==> flow/design.v <==
module alu #(parameter DATA_WIDTH = 32, OP = 3)
(
    input wire start,
    input wire clk,
    input wire reset_n,
    input wire [DATA_WIDTH - 1 : 0] A,
    input wire [DATA_WIDTH - 1 : 0] B,
    input wire [OP - 1 : 0] op,
    output reg [DATA_WIDTH - 1 : 0] result,
    output reg done
);
  localparam AND = 3'b000;   
  localparam OR  = 3'b001;   
  localparam ADD = 3'b010;   
  localparam NOP = 3'b011;   
  localparam SUB = 3'b100;   
  localparam MUL = 3'b101;   
  localparam SLT = 3'b110;   
  reg done_reg;
  reg [DATA_WIDTH - 1 : 0] result_reg;
  always @(posedge clk or negedge reset_n) begin
    if (!reset_n) begin
      result_reg <= 32'h00000000;
    end
    else begin
      if(start) begin
        case (op)
          AND: result_reg <=  A & B;
          OR : result_reg <=  A | B;
          ADD: result_reg <=  A + B;
          SUB: result_reg <=  A - B;
          MUL: result_reg <=  A * B;
          SLT: result_reg <= (A < B) ? 32'b1 : 32'b0;
          default: result_reg <= 32'h00000000;
        endcase
      end
    end
  end
  always @(posedge clk or negedge reset_n) begin
    if(!reset_n) begin
      done_reg <= 1'b0;
    end
    else begin
      if(start && (op != NOP)) begin
        done_reg <= 1'b1;
      end
      else begin
        done_reg <= 1'b0;
      end
    end
  end
  always @(posedge clk or negedge reset_n) begin
    if (!reset_n) begin
      done <= 1'b0;
    end
    else begin
      done <= done_reg;
    end
  end
  always @(posedge clk or negedge reset_n) begin
    if (!reset_n) begin
      result <= 32'h00000000;
    end
    else begin
      result <= result_reg;
    end
  end
endmodule
# Tool chain data of alu
# Tool output for the design above, in the order of the flow.
# Line numbers count from 1 in the design file above.
# Operators: Yosys type, input widths -> output width; for muxes data width and select width s.
# Library cell names are shortened.
# A cell with n/a has no value.
# inputs
design	alu
clk_port	clk
cell_library	sky130hd
corner	tt_025C_1v80

# Word level
# Source: Yosys, flattened and elaborated, memories not mapped. Widths are those after wreduce; folded enables and synchronous resets count as part of the registers. Registers that Yosys merges into a memory's read port (data or address) are not register bits. Print and check cells do not count. Equal cells are merged and count once.
# classes
n_addsub	2
multipliers	1
n_div	0
cmp	1
equal	6
shift	0
mux	3
n_logic	2
n_reduce_logical	2
# op_table
cell	n
$mul 32x32->32	1
$pmux 32 s6	1
$add 32x32->32	1
$sub 32x32->32	1
$lt 32x32->1	1
$and 32x32->32	1
$or 32x32->32	1
$eq 3x3->1 const B	3
$eq 3x1->1 const B	1
$eq 3x2->1 const B	1
$ne 3x2->1 const B	1
$logic_not 3->1	1
$mux 1	2
$logic_and 1x1->1	1
# word_totals
reg_bits	66
latch_bits	0
ram_bits	0
mem_bits_ro	0
clocked_rd_ports_x_width	0
mem_count	0
inputBits	70
out_inout_bits	33
word_cells	21

# Longest topological paths
# Depth = most cells in a row (Yosys ltp): at word level without a register or memory, in the mapped netlist without a sequential cell, where the memories' decode and read muxes count.
# depth
ltp_word	3
ABC_AREA	0
mapped_depth	29
depth_no_buf	26

# After synthesis
# Source: synth_stat.txt of the flow (Yosys; design flattened, memories mapped). It holds for the ABC_AREA given above (unset counts as 0); a run with the other value may have another netlist.
# The area totals of this step are shown rounded.
# by_type
type	n
fa_1	410
ha_1	219
inv_1	457
dfrtp_1	66
nor2_1	384
nand2_1	289
xnor2_1	71
a21oi_1	99
clkbuf_1	104
o21ai_0	76
xor2_1	25
a21o_1	21
a22oi_1	20
a211oi_1	18
nor3_1	25
nand3_1	22
mux2i_1	10
a221oi_1	11
# Other cell types: 62; their cells: 294.
# synth_totals
cell_count	2621
mapped_area_um2	22000
seqArea_um2	1650
ffs	66
buffers	129

# Timing after synthesis
# Path of least setup slack by OpenSTA after synthesis, without wires, with an ideal clock, recovery checks aside; 20% of the period is set as input and as output delay. Where synthesis merged equal registers, the netlist keeps one of their names.
# synth_path
path_kind	input to register
start	input B[2]
end	register result_reg[23]
clock_period_ns	9.5
launch_ns	1.900
arrival_ns	8.778
setup_slack_ns	0.583
path_delay_ns	7.017
driving_pins	26
period_less_setup_slack_ns	8.917
# "path_delay_ns" = arrival - input delay + setup time.
# "driving_pins": output pins that drive a net of the path, with the launching flip-flop's if there is one; two outputs of one cell count as two.
# "period_less_setup_slack_ns" is the clock period less the worst setup slack; recovery checks do not enter. This is arithmetic on one report: input and output delays are still those of the set period (20% each).
# Between the ends stands the longest chain of elaborated cells between them, by number of cells; it is not shown to be the way that was timed. Of several equally long chains one is given.
# Each line given opens the expression or statement behind the cell; cells for indexed reads and writes are added by Yosys, which also makes memories of some case tables.
# At most two assigning lines are given for a register; there are more.
# synth_via
cell_sequence	clkbuf_1 inv_1 clkbuf_1 nor2_1 fa_1 inv_1 fa_1 fa_1 fa_1 inv_1 fa_1 inv_1 fa_1 inv_1 fa_1 fa_1 ha_1 clkbuf_1 a211oi_1 o21ai_0 a31oi_1 a21boi_1 o21ai_0 a311oi_1 nor3_1 or4_1
elab_chain_cells	2
cone_cells	4
lines_between	4
# synth_rtl
element	line_no	text
from (decl)	7	input wire [DATA_WIDTH - 1 : 0] B,
$mul 32x32->32	32	MUL: result_reg <=  A * B;
$pmux 32 s6	27	case (op)
to (assign)	28	AND: result_reg <=  A & B;
to (assign)	29	OR : result_reg <=  A | B;
to (decl)	20	reg [DATA_WIDTH - 1 : 0] result_reg;

# Worst path after layout
# From the final timing report of entry A: the path of least setup slack in the routed layout; clock arrival at registers is part of the times.
# layout_path
path_kind	input to register
start	input B[5]
end	register result_reg[23]
clock_period_ns	6.18
launch_ns	1.24
arrival_ns	7.90
setup_slack_ns	-1.53
driving_pins	27
# Between the ends stands the longest chain of elaborated cells between them, by number of cells; it is not shown to be the way that was timed. Of several equally long chains one is given.
# At most two assigning lines are given for a register; there are more.
# layout_via
cell_sequence	buf_8 inv_4 buf_12 nor2_4 fa_1 fa_1 fa_1 inv_2 fa_1 inv_1 fa_1 inv_1 fa_1 inv_2 fa_1 fa_1 ha_4 nand2_4 buf_6 nor3_4 a21boi_2 buf_4 o211a_1 a311oi_2 buf_4 nor3_4 or4_1
elab_chain_cells	2
cone_cells	4
lines_between	4
# layout_rtl
element	line_no	text
from (decl)	7	input wire [DATA_WIDTH - 1 : 0] B,
$mul 32x32->32	32	MUL: result_reg <=  A * B;
$pmux 32 s6	27	case (op)
to (assign)	28	AND: result_reg <=  A & B;
to (assign)	29	OR : result_reg <=  A | B;
to (decl)	20	reg [DATA_WIDTH - 1 : 0] result_reg;

# Measured data: module alu, platform sky130hd, 5 stored runs of the flow under differing settings, order arbitrary. Input and output delays are each 20% of the period that was set; the output load is 0.01 pF.
# "period_reached_ns" is the run's clock period less its worst setup slack. It is reckoned from that one timing run; input and output delays stay at 20% of the period that was set.
# "timing.worst_path_ns": the worst setup path's part of the clock period (all of it between registers, 20% less for each end at a port) less its slack. A launch clock that arrives late makes it longer, a capture clock that arrives late makes it shorter.
# The measured numbers are rounded.
# A setting shown as . is not set for that run.
# Among the results, . means that no value is shown for the run.
run name	CORE_UTILIZATION	period_ns	CAP_MARGIN	CORE_MARGIN	SLEW_MARGIN	ABC_AREA	CELL_PAD_IN_SITES_DETAIL_PLACEMENT	CTS_CLUSTER_SIZE	GPL_ROUTABILITY_DRIVEN	HOLD_SLACK_MARGIN	SETUP_SLACK_MARGIN	TNS_END_PERCENT	CELL_PAD_IN_SITES_GLOBAL_PLACEMENT	CORE_ASPECT_RATIO	CTS_CLUSTER_DIAMETER	MIN_ROUTING_LAYER	PLACE_DENSITY	synthesis_area_um2	die_footprint_um2	post_route_stdcell_area_um2	post_route_util_pct	worstSetupSlack_ns	setup_tns_ns	fin_hold_ws_ns	period_reached_ns	timing.worst_path_ns	timing.worst_path_kind
entry A	45	6.18	20	2	20	.	.	.	.	.	.	.	.	.	.	.	.	22000	50600	30000	61.7	-1.53	-24.8	0.356	7.707	6.47	input to register
entry B	40	9.5	20	2	20	1	2	42	0	0.02	-0.04	.	.	.	.	.	.	.	.	.	.	.	.	.	.	.	.
entry C	40	9.5	20	2	40	1	2	42	0	.	-0.04	55	.	.	.	.	.	.	.	.	.	.	.	.	.	.	.
entry D	40	9.5	20	4	40	1	2	42	1	.	0.27	85	1	0.56	358	met2	0.73	.	.	.	.	.	.	.	.	.	.
entry E	45	9.5	20	2	20	.	.	.	.	.	.	.	.	.	.	.	.	22000	50600	25000	51.6	0.388	0.000	0.356	9.112	7.21	input to register
# Entry B: did not finish, routing stopped with GRT-0116
# Entry C: did not finish, routing stopped with GRT-0116
# Entry D: did not finish, routing stopped with GRT-0116
